==> flow/design.v <==
`timescale 1ns / 1ps
module Baud_Rate_Generator(
    input clk,
    input reset,
    output reg tx_clk,
    output reg rx_clk
    );
    reg [12:0] Counter_tx;
    reg [8:0] Counter_rx;
    always@(posedge clk)
    begin
        if(reset)
        begin
            Counter_tx <= 0;
            tx_clk <= 0;
        end
        else
        begin
            if(Counter_tx == 13'd5208)
            begin
                Counter_tx <= 0;
                tx_clk <= 1;
            end
            else
            begin
                Counter_tx <= Counter_tx + 1;
                tx_clk <= 0;
            end
        end
    end
    always@(posedge clk)
    begin
        if(reset)
        begin
            Counter_rx <= 0;
            rx_clk <= 0;
        end
        else
        begin
            if(Counter_rx == 9'd324)
            begin
                Counter_rx <= 0;
                rx_clk <= 1;
            end
            else
            begin
                Counter_rx <= Counter_rx + 1;
                rx_clk <= 0;
            end
        end
    end
endmodule
`timescale 1ns / 1ps
module synchronizer #(parameter width = 5)(
    input [width-1:0] data_in,
    input clk,
    input ce,
    input reset,
    output reg [width-1:0] data_out
    );
    reg [width-1:0] sync0;
    always@(posedge clk)
    begin
        if(reset)
        begin
            sync0 <= 0;
            data_out <= 0;
        end
        else if(ce)
        begin
            sync0 <= data_in;
            data_out <= sync0;
        end
    end
endmodule
`timescale 1ns / 1ps
module FIFO_wptr #(parameter FIFO_addr = 5)(
    input [FIFO_addr-1:0] rd_ptr_gr_syn,
    input clk,
    input wr_ce,
    input wr_en,
    input wr_reset,
    output wire [FIFO_addr-1:0] wr_ptr_gr,
    output reg [FIFO_addr-1:0] wr_ptr,
    output wire full,
    output reg wr_full
    );
    wire [FIFO_addr-1:0] rd_ptr;
    always@(posedge clk or posedge wr_reset)
    begin
        if(wr_reset)
        begin
            wr_ptr <= 0;
        end
        else if(wr_ce)
        begin
            if(wr_en && !full)
            begin
                wr_ptr <= wr_ptr + 1;
            end
        end
    end
    always@(posedge clk or posedge wr_reset)
    begin
        if(wr_reset)
        begin
            wr_full <= 0;
        end
        else if(wr_ce)
        begin
            wr_full <= full; 
        end
    end
    assign wr_ptr_gr = wr_ptr ^ (wr_ptr >> 1); 
    assign rd_ptr[FIFO_addr-1] = rd_ptr_gr_syn[FIFO_addr-1];
    genvar i;
    generate
        for(i=0;i<FIFO_addr-1;i=i+1)
        begin : g2b
            assign rd_ptr[i] = rd_ptr[i+1] ^ rd_ptr_gr_syn[i];
        end
    endgenerate
    assign full =   (wr_ptr[FIFO_addr-2:0] == rd_ptr[FIFO_addr-2:0]) &&
                    (wr_ptr[FIFO_addr-1]!=rd_ptr[FIFO_addr-1]);
endmodule
`timescale 1ns / 1ps
module FIFO_rptr #(parameter FIFO_addr = 5)(
    input [FIFO_addr-1:0] wr_ptr_gr_syn,
    input clk,
    input rd_ce,
    input rd_en,
    input rd_reset,
    output wire [FIFO_addr-1:0] rd_ptr_gr,
    output reg [FIFO_addr-1:0] rd_ptr,
    output wire rd_empty
    );
    reg empty;
    wire [FIFO_addr-1:0] wr_ptr;
    always@(posedge clk or posedge rd_reset)
    begin
        if(rd_reset)
        begin
            rd_ptr <= 0;
        end
        else if(rd_ce)
        begin
            if(rd_en && !rd_empty)
            begin
                rd_ptr <= rd_ptr + 1;
            end
        end
    end
    always@(posedge clk or posedge rd_reset)
    begin
        if(rd_reset)
        begin
            empty <= 0;
        end
        else if(rd_ce)
        begin
            empty <= rd_empty; 
        end
    end
    assign rd_ptr_gr = rd_ptr ^ (rd_ptr >> 1); 
    assign wr_ptr[FIFO_addr-1] = wr_ptr_gr_syn[FIFO_addr-1];
    genvar i;
    generate
        for(i=0;i<FIFO_addr-1;i=i+1)
        begin : g2b
            assign wr_ptr[i] = wr_ptr[i+1] ^ wr_ptr_gr_syn[i];
        end
    endgenerate
    assign rd_empty = (wr_ptr == rd_ptr) ? 1'b1 : 1'b0;
endmodule
`timescale 1ns / 1ps
module FIFO_mem #(parameter FIFO_Width = 8, parameter FIFO_Depth = 16,
            parameter FIFO_addr = 5)(
    input clk,
    input wr_ce,
    input wr_en,
    input wr_full,
    input wr_reset,
    input [FIFO_Width-1:0] wr_data,
    input [FIFO_addr-1:0] wr_ptr,
    input rd_ce,
    input rd_en,
    input rd_reset,
    input [FIFO_addr-1:0] rd_ptr,
    output reg [FIFO_Width-1:0] rd_data
    );
    wire wr_en_s;
    reg [FIFO_Width-1:0] mem [0:FIFO_Depth-1];
    integer i;
    assign wr_en_s = wr_en & ~wr_full;
    always@(posedge clk or posedge wr_reset)
    begin
        if(wr_reset)
        begin
            for(i=0;i<FIFO_Depth;i=i+1)
            begin
                mem[i] <= 0;
            end
        end
        else if(wr_ce)
        begin
            if(wr_en_s)
            begin
                mem[wr_ptr[FIFO_addr-2:0]] <= wr_data;
            end
        end
    end
    always@(posedge clk or posedge rd_reset)
    begin
        if(rd_reset)
        begin
            rd_data <= 0;
        end
        else if(rd_ce)
        begin
            if(rd_en)
            begin
                rd_data <= mem[rd_ptr[FIFO_addr-2:0]];
            end
        end
    end
endmodule
`timescale 1ns / 1ps
module FIFO #(  parameter FIFO_WIDTH = 8,
                parameter FIFO_DEPTH = 16,
                parameter FIFO_addr = 5)
    (
    input clk,
    input wr_ce,rd_ce,
    input wr_reset,rd_reset,
    input wr_en,rd_en,
    input [FIFO_WIDTH-1 : 0] data_in,
    output wire full,empty,
    output wire [FIFO_WIDTH-1:0] data_out
    );
    wire [FIFO_addr-1:0] wr_ptr_gr,wr_ptr,rd_ptr_gr,rd_ptr,wr_ptr_gr_syn,rd_ptr_gr_syn;
    wire full_now;
    FIFO_wptr F0 (  .rd_ptr_gr_syn(rd_ptr_gr_syn), .clk(clk), .wr_ce(wr_ce),
                    .wr_en(wr_en), .wr_reset(wr_reset),
                    .wr_ptr_gr(wr_ptr_gr), .wr_ptr(wr_ptr),
                    .full(full_now), .wr_full(full));
    synchronizer F1 (.data_in(wr_ptr_gr), .clk(clk), .ce(rd_ce), .reset(rd_reset),
                        .data_out(wr_ptr_gr_syn));
    FIFO_rptr F2 (  .wr_ptr_gr_syn(wr_ptr_gr_syn), .clk(clk), .rd_ce(rd_ce),
                    .rd_en(rd_en), .rd_reset(rd_reset),
                    .rd_ptr_gr(rd_ptr_gr), .rd_ptr(rd_ptr),
                    .rd_empty(empty));
    synchronizer F3 (.data_in(rd_ptr_gr), .clk(clk), .ce(wr_ce), .reset(wr_reset),
                        .data_out(rd_ptr_gr_syn));
    FIFO_mem F4 (   .clk(clk), .wr_ce(wr_ce), .rd_ce(rd_ce),
                    .wr_reset(wr_reset), .rd_reset(rd_reset),
                    .wr_en(wr_en), .rd_en(rd_en), .wr_full(full_now),
                    .wr_ptr(wr_ptr), .rd_ptr(rd_ptr),
                    .wr_data(data_in), .rd_data(data_out));
endmodule
`timescale 1ns / 1ps
module UART_TX #(   parameter Width = 8,
                    parameter Depth = 16,
                    parameter Addr = 5)(
    input clk,
    input tx_ce,
    input reset,
    input tx_start,
    input [7:0] tx_data,
    output tx_busy,
    output reg tx_serial
    );
    localparam  IDLE = 3'b000,
                START = 3'b001,
                DATA = 3'b010,
  				PARITY = 3'b011,
                STOP = 3'b100;
    reg [2:0] state, next_state;
    reg [2:0] count;
    reg [7:0] data_reg;
  	wire parity_bit;
    always@(posedge clk or posedge reset)
    begin
        if(reset)
        begin
            state <= IDLE;
        end
        else if(tx_ce)
        begin
            state <= next_state;
        end
    end
    always@(*)
    begin
        case(state)
            IDLE:   next_state = tx_start ? START : IDLE;
            START:  next_state = DATA;
          	DATA:   next_state = (count == 7) ? PARITY : DATA;
          	PARITY:	next_state = STOP;
            STOP:   next_state = IDLE;
            default:next_state = IDLE;
        endcase
    end
    always@(posedge clk or posedge reset)
    begin
        if(reset)
        begin
            count <= 0;
            data_reg <= 0;
        end
        else if(tx_ce)
        begin
            case(state)
                IDLE:   begin
                            count <= 0;
                            data_reg <= 0;
                        end
                START:  begin
                            count <= 0;
                            data_reg <= tx_data;
                        end
                DATA:   begin
                            count <= count + 1'b1;
                        end
                STOP:   begin
                            count <= 0;
                        end
                default:count <= 0;
            endcase
        end
    end
    always@(posedge clk or posedge reset)
    begin
        if(reset)
        begin
            tx_serial <= 1;
        end
        else if(tx_ce)
        begin
            case(state)
                IDLE:   begin
                            tx_serial <= 1'b1;
                        end
                START:  begin
                            tx_serial <= 1'b0; 
                        end
                DATA:   begin
                            tx_serial <= data_reg[count]; 
                        end
              	PARITY:	begin
                  			tx_serial <= parity_bit; 
                		end
                STOP:   begin
                            tx_serial <= 1'b1; 
                        end
                default:tx_serial <= 1'b1;
            endcase
        end
    end
    assign parity_bit = ^data_reg; 
    assign tx_busy = (state != IDLE);
endmodule
`timescale 1ns / 1ps
module UART_RX #(   parameter Width = 8,
                    parameter Depth = 16,
                    parameter Addr = 5)(
    input clk,
    input rx_ce,
    input reset,
    input rx_serial,
    output rx_busy,
    output [7:0] rx_data,
    output reg rx_done
    );
    localparam  IDLE = 3'b000,
                START = 3'b001,
                DATA = 3'b010,
                HOLD1 = 3'b011,
                HOLD2 = 3'b100,
  				PARITY = 3'b101,
                STOP = 3'b110;
    reg [2:0] state, next_state;
    reg [2:0] count;
    reg [7:0] data_reg;
    reg [7:0] sample_cnt;
  	wire parity_bit;
    always@(posedge clk or posedge reset)
    begin
        if(reset)
        begin
            state <= IDLE;
        end
        else if(rx_ce)
        begin
            state <= next_state;
        end
    end
    always@(*)
    begin
        case(state)
            IDLE:   next_state = rx_serial ? IDLE : START;
            START:  next_state = (sample_cnt == 16) ? DATA : START;
          	DATA:   next_state = ((count == 7) && (sample_cnt == 16)) ? PARITY : DATA;
          	PARITY:	next_state = (sample_cnt == 16) ? ((parity_bit != rx_serial) ? IDLE : STOP) : PARITY;  
            STOP:   next_state = (sample_cnt == 16) ? (rx_serial ? IDLE : STOP) : STOP;
            default:next_state = IDLE;
        endcase
    end
    always@(posedge clk or posedge reset)
    begin
        if(reset)
        begin
            data_reg <= 8'd0;
            rx_done <= 1'b0;
            count <= 0;
        end
        else if(rx_ce)
        begin
            rx_done <= 0;
            if((state == DATA || state == START) && sample_cnt == 16)
            begin
                count <= count + 1;
                data_reg <= {rx_serial,data_reg[7:1]};
            end
            else if((state == STOP) && sample_cnt == 16)
            begin
                if(rx_serial)  
                begin
                    rx_done <= 1'b1;  
                end
                else
                begin
                    rx_done <= 1'b0;
                end
            end
        end
    end
    always@(posedge clk or posedge reset)
    begin
        if(reset)
        begin
            sample_cnt <= 0;
        end
        else if(rx_ce)
        begin
            if(sample_cnt == 16)
            begin
                sample_cnt <= 0;
            end
            else if(state == IDLE)
                sample_cnt <= 0;
            else
            begin
                sample_cnt <= sample_cnt + 1;
            end
        end
    end
    assign parity_bit = ^data_reg; 
    assign rx_busy = (state != IDLE);
	assign rx_data = data_reg;
endmodule
`timescale 1ns / 1ps
module UART_FIFO(
    input clk,
    input reset,
    input [7:0] data_in,
    input data_valid,
    output [7:0] data_out
    );
    wire tx_clk, rx_clk;
    wire tx_fifo_full, tx_fifo_empty;
    wire rx_fifo_full, rx_fifo_empty;
    wire tx_busy,rx_busy; 
    wire rx_done;
    wire [7:0] tx_fifo_data_out;
    wire [7:0] rx_data;
    wire serial_data;
    reg tx_start;
    wire tx_fifo_wr_en;
    reg tx_fifo_rd_en;
    reg rx_fifo_wr_en;
    wire rx_fifo_rd_en;
    assign tx_fifo_wr_en = data_valid;
    assign rx_fifo_rd_en = ~rx_fifo_empty;
    always@(posedge clk or posedge reset)
    begin
        if(reset)
        begin
            tx_start <= 0;
            tx_fifo_rd_en <= 0;
        end
        else if(tx_clk)
        begin
            if((tx_fifo_empty==0)&&(tx_busy==0)&&(tx_start==0))
            begin
                tx_start <= 1'b1;
                tx_fifo_rd_en <= 1'b1;
            end
            else
            begin
                tx_start <= 1'b0;
                tx_fifo_rd_en <= 1'b0;
            end
        end
    end
    always@(posedge clk or posedge reset)
    begin
        if(reset)
        begin
            rx_fifo_wr_en <= 0;
        end
        else if(rx_clk)
        begin
            rx_fifo_wr_en <= ~rx_fifo_full & rx_done;
        end
    end
    Baud_Rate_Generator m0 (.clk(clk), .reset(reset),
                .tx_clk(tx_clk), .rx_clk(rx_clk));
    UART_TX m1 (.clk(clk), .tx_ce(tx_clk), .reset(reset),
                .tx_start(tx_start), .tx_data(tx_fifo_data_out),
                .tx_busy(tx_busy), .tx_serial(serial_data));
    FIFO m2 (.clk(clk), .wr_ce(1'b1), .rd_ce(tx_clk),  
                .wr_reset(reset), .rd_reset(reset),
                .wr_en(tx_fifo_wr_en), .rd_en(tx_fifo_rd_en),
                .data_in(data_in),
                .full(tx_fifo_full), .empty(tx_fifo_empty),
                .data_out(tx_fifo_data_out));
    UART_RX m3 (.clk(clk), .rx_ce(rx_clk), .reset(reset),
                .rx_serial(serial_data),
                .rx_busy(rx_busy), .rx_data(rx_data),
                .rx_done(rx_done));
    FIFO m4 (.clk(clk), .wr_ce(rx_clk), .rd_ce(1'b1),  
                .wr_reset(reset), .rd_reset(reset),
                .wr_en(rx_fifo_wr_en), .rd_en(rx_fifo_rd_en),
                .data_in(rx_data),
                .full(rx_fifo_full), .empty(rx_fifo_empty),
                .data_out(data_out));
endmodule
# Reports on UART_FIFO
# The steps from the RTL of UART_FIFO to its reports follow in flow order.
# Lines are those of the file above, counted from 1.
# Operators: Yosys type, input widths -> output width; for muxes data width and select width s.
# A cell with -- has no value.
[inputs] top_module="UART_FIFO" clk_port="clk" cell_library="sky130hd" lib_corner="tt_025C_1v80"

# After elaboration
# Source: Yosys, flattened and elaborated. Widths are those after wreduce. Registers that Yosys merges into a memory's read port (data or address) are not register bits. Print and check cells do not count. Equal cells are merged and count once.
[bits] ff_bits=397 inputBits=11 output_inout_bits=8
[classes] add_sub_neg=9 equal=79 shift=1 muxes=26 logic=30 n_reduce_logical=65
[ops] op="$pmux 8 s16" n=2
[ops] op="$eq 4x4->1 const B" n=32
[ops] op="$eq 4x3->1 const B" n=16
[ops] op="$reduce_and 3->1" n=16
[ops] op="$reduce_and 2->1" n=21
[ops] op="$eq 4x2->1 const B" n=8
[ops] op="$add 5x1->5 const B" n=4
[ops] op="$xor 5x4->5" n=4
[ops] op="$mux 3" n=6
[ops] op="$xor 1x1->1" n=16
[ops] op="$eq 4x1->1 const B" n=4
[ops] op="$logic_not 4->1" n=4
[ops] op="$reduce_xor 8->1" n=2
[ops] op="$pmux 8 s2" n=1
[ops] op="$mux 8" n=2
[ops] op="$pmux 3 s5" n=1
[ops] op="$add 13x1->13 const B" n=1
[ops] op="$eq 13x13->1 const B" n=1
[ops] op="$eq 3x3->1 const B" n=4
[ops] op="$pmux 3 s4" n=1
[ops] op="$logic_and 1x1->1" n=11
[ops] op="$mux 1" n=11
[ops] op="$eq 5x5->1" n=2
[ops] op="$eq 3x2->1 const B" n=3
[ops] op="$add 9x1->9 const B" n=1
[ops] op="$eq 9x9->1 const B" n=1
[ops] op="$eq 4x4->1" n=2
[ops] op="$add 8x1->8 const B" n=1
# Other operator kinds: 15; their cells: 32.

# Depth
# Depth = most cells in a row (Yosys ltp): at word level without a register or memory, in the mapped netlist without a sequential cell, where the memories' decode and read muxes count.
[depth] ltp_word=10 abc_area=0 mapped_depth=9 ltp_nobuf=7

# Netlist
# Yosys stat after the flow's synthesis: flattened, memories mapped to cells. It holds for the ABC_AREA given above (unset counts as 0); a run with the other value may have another netlist.
[types] cell="sky130_fd_sc_hd__dfrtp_1" n=333
[types] cell="sky130_fd_sc_hd__mux2_2" n=272
[types] cell="sky130_fd_sc_hd__dfxtp_1" n=64
[types] cell="sky130_fd_sc_hd__ha_1" n=46
[types] cell="sky130_fd_sc_hd__xnor2_1" n=48
[types] cell="sky130_fd_sc_hd__mux2i_1" n=34
[types] cell="sky130_fd_sc_hd__a22o_1" n=36
[types] cell="sky130_fd_sc_hd__a22oi_1" n=42
[types] cell="sky130_fd_sc_hd__nand2_1" n=75
[types] cell="sky130_fd_sc_hd__a222oi_1" n=26
[types] cell="sky130_fd_sc_hd__nor2_1" n=69
[types] cell="sky130_fd_sc_hd__clkbuf_1" n=63
[types] cell="sky130_fd_sc_hd__a21oi_2" n=24
[types] cell="sky130_fd_sc_hd__nand3_1" n=41
[types] cell="sky130_fd_sc_hd__xor2_1" n=22
[types] cell="sky130_fd_sc_hd__inv_1" n=47
[types] cell="sky130_fd_sc_hd__nor2b_1" n=27
[types] cell="sky130_fd_sc_hd__o21ai_0" n=32
# Other cell types: 56; their cells: 213.
[synth_totals] cells=1514 mapped_area_um2=18502.7 seqArea_um2=9666.8 flip_flops=399
# By module: a second synthesis without flattening, with its own total; a netlist apart from the flattened one above.
[unflattened] hier_cells=1614 hier_area_um2=18982.0
# Each row is one instance without its submodules.
[modules] mod="FIFO_mem" instances=2 cells=489 mod_area_um2=6261.0
[modules] mod="synchronizer" instances=4 cells=32 mod_area_um2=352.8
[modules] mod="UART_RX" instances=1 cells=111 mod_area_um2=1262.5
[modules] mod="Baud_Rate_Generator" instances=1 cells=117 mod_area_um2=1074.8
[modules] mod="FIFO_wptr" instances=2 cells=46 mod_area_um2=466.7
[modules] mod="FIFO_rptr" instances=2 cells=45 mod_area_um2=427.9
[modules] mod="UART_TX" instances=1 cells=87 mod_area_um2=828.3
[modules] mod="UART_FIFO" instances=1 cells=11 mod_area_um2=93.8
[modules] mod="FIFO" instances=2 cells=0 mod_area_um2=0.0

# Path before layout
# OpenSTA on the mapped netlist: ideal clock, no wires. The path of least setup slack (recovery checks aside). Input and output delay are each 20% of the period. Register names are those of the netlist, which keeps one name where synthesis merged equal registers.
[synth_timing] path_kind="input port to flip-flop" from="input reset" to="register m0.Counter_tx[10]" tclk_ps=20000 input_delay_ps=4000 setup_ps=65 t_first_pin_ps=4000 t_arrival_ps=11965 required_time_ps=19935 path_slack_ps=7970 delay_ps=8030 driving_pins=4 path_buffers=1 synth_period_reached_ps=12030
# "delay_ps" = arrival - input delay + setup time.
# "driving_pins" counts driving pins, that of a launching flip-flop among them; a cell with two outputs on the path counts twice.
# "synth_period_reached_ps" = period - worst setup slack (recovery checks aside). The figure is calculated, with input and output delays left at 20% of the set period.
# The rows between start and end are the longest chain of elaborated cells between them; the timing report does not say that the signal goes this way. Where chains are equally long, one stands for them.
# Each line given opens the expression or statement behind the cell; cells for indexed reads and writes are added by Yosys, which also makes memories of some case tables.
# At most two assigning lines are given for a register; there are more.
[synth_via] path_cell_list="sky130_fd_sc_hd__inv_1 sky130_fd_sc_hd__nand2_1 sky130_fd_sc_hd__clkbuf_1 sky130_fd_sc_hd__nor2_1" elab_chain_len=1 cone_cells=1 lines_between=0 cone_classes="reduce/logical: 1"
[synth_lines] item="start, declared" line=464 text="input reset,"
[synth_lines] item="$reduce_or 2->1"
[synth_lines] item="end, assigned" line=14 text="Counter_tx <= 0;"
[synth_lines] item="end, assigned" line=26 text="Counter_tx <= Counter_tx + 1;"
[synth_lines] item="end, declared" line=8 text="reg [12:0] Counter_tx;"

# Path in the finished layout
# From the final timing report of run A: the path of least setup slack in the routed layout; clock arrival at registers is part of the times.
# The report prints the path's times to 10 ps; the period is as set.
[layout_timing] path_kind="input port to flip-flop" from="input reset" to="register m0.Counter_tx[3]" tclk_ps=6180 input_delay_ps=1240 setup_ps=130 t_first_pin_ps=1240 t_arrival_ps=3640 required_time_ps=6590 path_slack_ps=2950 driving_pins=4 path_buffers=1
# The rows between start and end are the longest chain of elaborated cells between them; the timing report does not say that the signal goes this way. Where chains are equally long, one stands for them.
# At most two assigning lines are given for a register; there are more.
[layout_via] path_cell_list="sky130_fd_sc_hd__buf_2 sky130_fd_sc_hd__clkinvlp_4 sky130_fd_sc_hd__nand2_1 sky130_fd_sc_hd__nor2_1" elab_chain_len=1 cone_cells=1 lines_between=0 cone_classes="reduce/logical: 1"
[layout_lines] item="start, declared" line=464 text="input reset,"
[layout_lines] item="$reduce_or 2->1"
[layout_lines] item="end, assigned" line=14 text="Counter_tx <= 0;"
[layout_lines] item="end, assigned" line=26 text="Counter_tx <= Counter_tx + 1;"
[layout_lines] item="end, declared" line=8 text="reg [12:0] Counter_tx;"

# Record of 6 stored runs of the RTL-to-layout flow on UART_FIFO, platform sky130hd. The runs are unordered. Constraints: input delay and output delay 20% of the set period each, output load 0.01 pF.
# "timing.achieved_period_ps" means the clock period less the worst setup slack. The figure is calculated, with input and output delays left at 20% of the set period.
# "worst_setup_path_time_ps" is the time allowed to the run's worst setup path (the clock period less input and output delay, where it has them) less its slack. Clock arrival times count: a late capture clock shortens it, a late launch clock lengthens it.
# "final_power_w" is the tool's figure for a default switching activity; nothing was simulated.
# "worst_setup_path_time_ps" is given in steps of 10 ps.
run="run A" settings CORE_UTILIZATION=40 period_ns=6.18 CAP_MARGIN=20 CORE_MARGIN=2 SLEW_MARGIN=20
run="run A" results timing.setup.ws_ps=2948 timing.achieved_period_ps=3232 final_power_w=0.007494 setup_tns_ps=0 worst_setup_path_time_ps=2000 timing.worst_path_kind="input port to flip-flop" cell_area_final_um2=20767.4 post_route_util_pct=45.7 final_die_area_um2=47993.9 synthArea_um2=18502.7
run="run B" settings CELL_PAD_IN_SITES_DETAIL_PLACEMENT=2 CELL_PAD_IN_SITES_GLOBAL_PLACEMENT=2 CORE_UTILIZATION=38 PLACE_DENSITY_LB_ADDON=0.18 SETUP_SLACK_MARGIN=0.91 period_ns=4.24 CAP_MARGIN=20 CORE_MARGIN=2 SLEW_MARGIN=20
run="run B" results synthArea_um2=18502.7 timing.setup.ws_ps=1296 worst_setup_path_time_ps=2940 timing.worst_path_kind="flip-flop to flip-flop" post_route_util_pct=43.6 final_die_area_um2=50472.1 setup_tns_ps=0 final_power_w=0.011216 timing.achieved_period_ps=2944 cell_area_final_um2=20883.8
run="run C" settings CELL_PAD_IN_SITES_DETAIL_PLACEMENT=1 CELL_PAD_IN_SITES_GLOBAL_PLACEMENT=3 CORE_ASPECT_RATIO=1.83 CORE_UTILIZATION=54 GPL_ROUTABILITY_DRIVEN=1 PLACE_DENSITY_LB_ADDON=0.2 SETUP_SLACK_MARGIN=0.06 SLEW_MARGIN=0 period_ns=4.32 CAP_MARGIN=20 CORE_MARGIN=2
run="run C" results timing.setup.ws_ps=1495 cell_area_final_um2=20289.5 timing.achieved_period_ps=2825 final_die_area_um2=35829.1 final_power_w=0.010351 post_route_util_pct=60.2 synthArea_um2=18502.7 worst_setup_path_time_ps=2830 timing.worst_path_kind="flip-flop to flip-flop" setup_tns_ps=0
run="run D" settings CORE_UTILIZATION=16 period_ns=6.18 CAP_MARGIN=20 CORE_MARGIN=2 SLEW_MARGIN=20
run="run D" results final_die_area_um2=118377.0 cell_area_final_um2=21609.5 synthArea_um2=18502.7 post_route_util_pct=18.9 timing.achieved_period_ps=2857 timing.setup.ws_ps=3323 setup_tns_ps=0 worst_setup_path_time_ps=2860 timing.worst_path_kind="flip-flop to flip-flop" final_power_w=0.007123
run="run E" settings ABC_AREA=1 CAP_MARGIN=40 CELL_PAD_IN_SITES_GLOBAL_PLACEMENT=1 CORE_UTILIZATION=47 GPL_ROUTABILITY_DRIVEN=1 HOLD_SLACK_MARGIN=0.26 PLACE_DENSITY_LB_ADDON=0.26 SETUP_SLACK_MARGIN=-0.05 period_ns=10.8 CORE_MARGIN=2 SLEW_MARGIN=20
run="run E" results timing.achieved_period_ps=3805 timing.setup.ws_ps=6995 cell_area_final_um2=21964.8 setup_tns_ps=0 worst_setup_path_time_ps=1640 timing.worst_path_kind="input port to flip-flop" final_power_w=0.004057 synthArea_um2=19673.9 final_die_area_um2=43511.9 post_route_util_pct=53.4
run="run F" settings CAP_MARGIN=25 CELL_PAD_IN_SITES_DETAIL_PLACEMENT=2 CORE_UTILIZATION=40 CTS_CLUSTER_SIZE=11 GPL_ROUTABILITY_DRIVEN=0 GPL_TIMING_DRIVEN=0 SLEW_MARGIN=15 period_ns=5.33 CORE_MARGIN=2
run="run F" results worst_setup_path_time_ps=3480 timing.worst_path_kind="flip-flop to flip-flop" setup_tns_ps=0 final_power_w=0.009068 cell_area_final_um2=21084.0 timing.achieved_period_ps=3480 final_die_area_um2=47993.9 timing.setup.ws_ps=1850 post_route_util_pct=46.4 synthArea_um2=18502.7
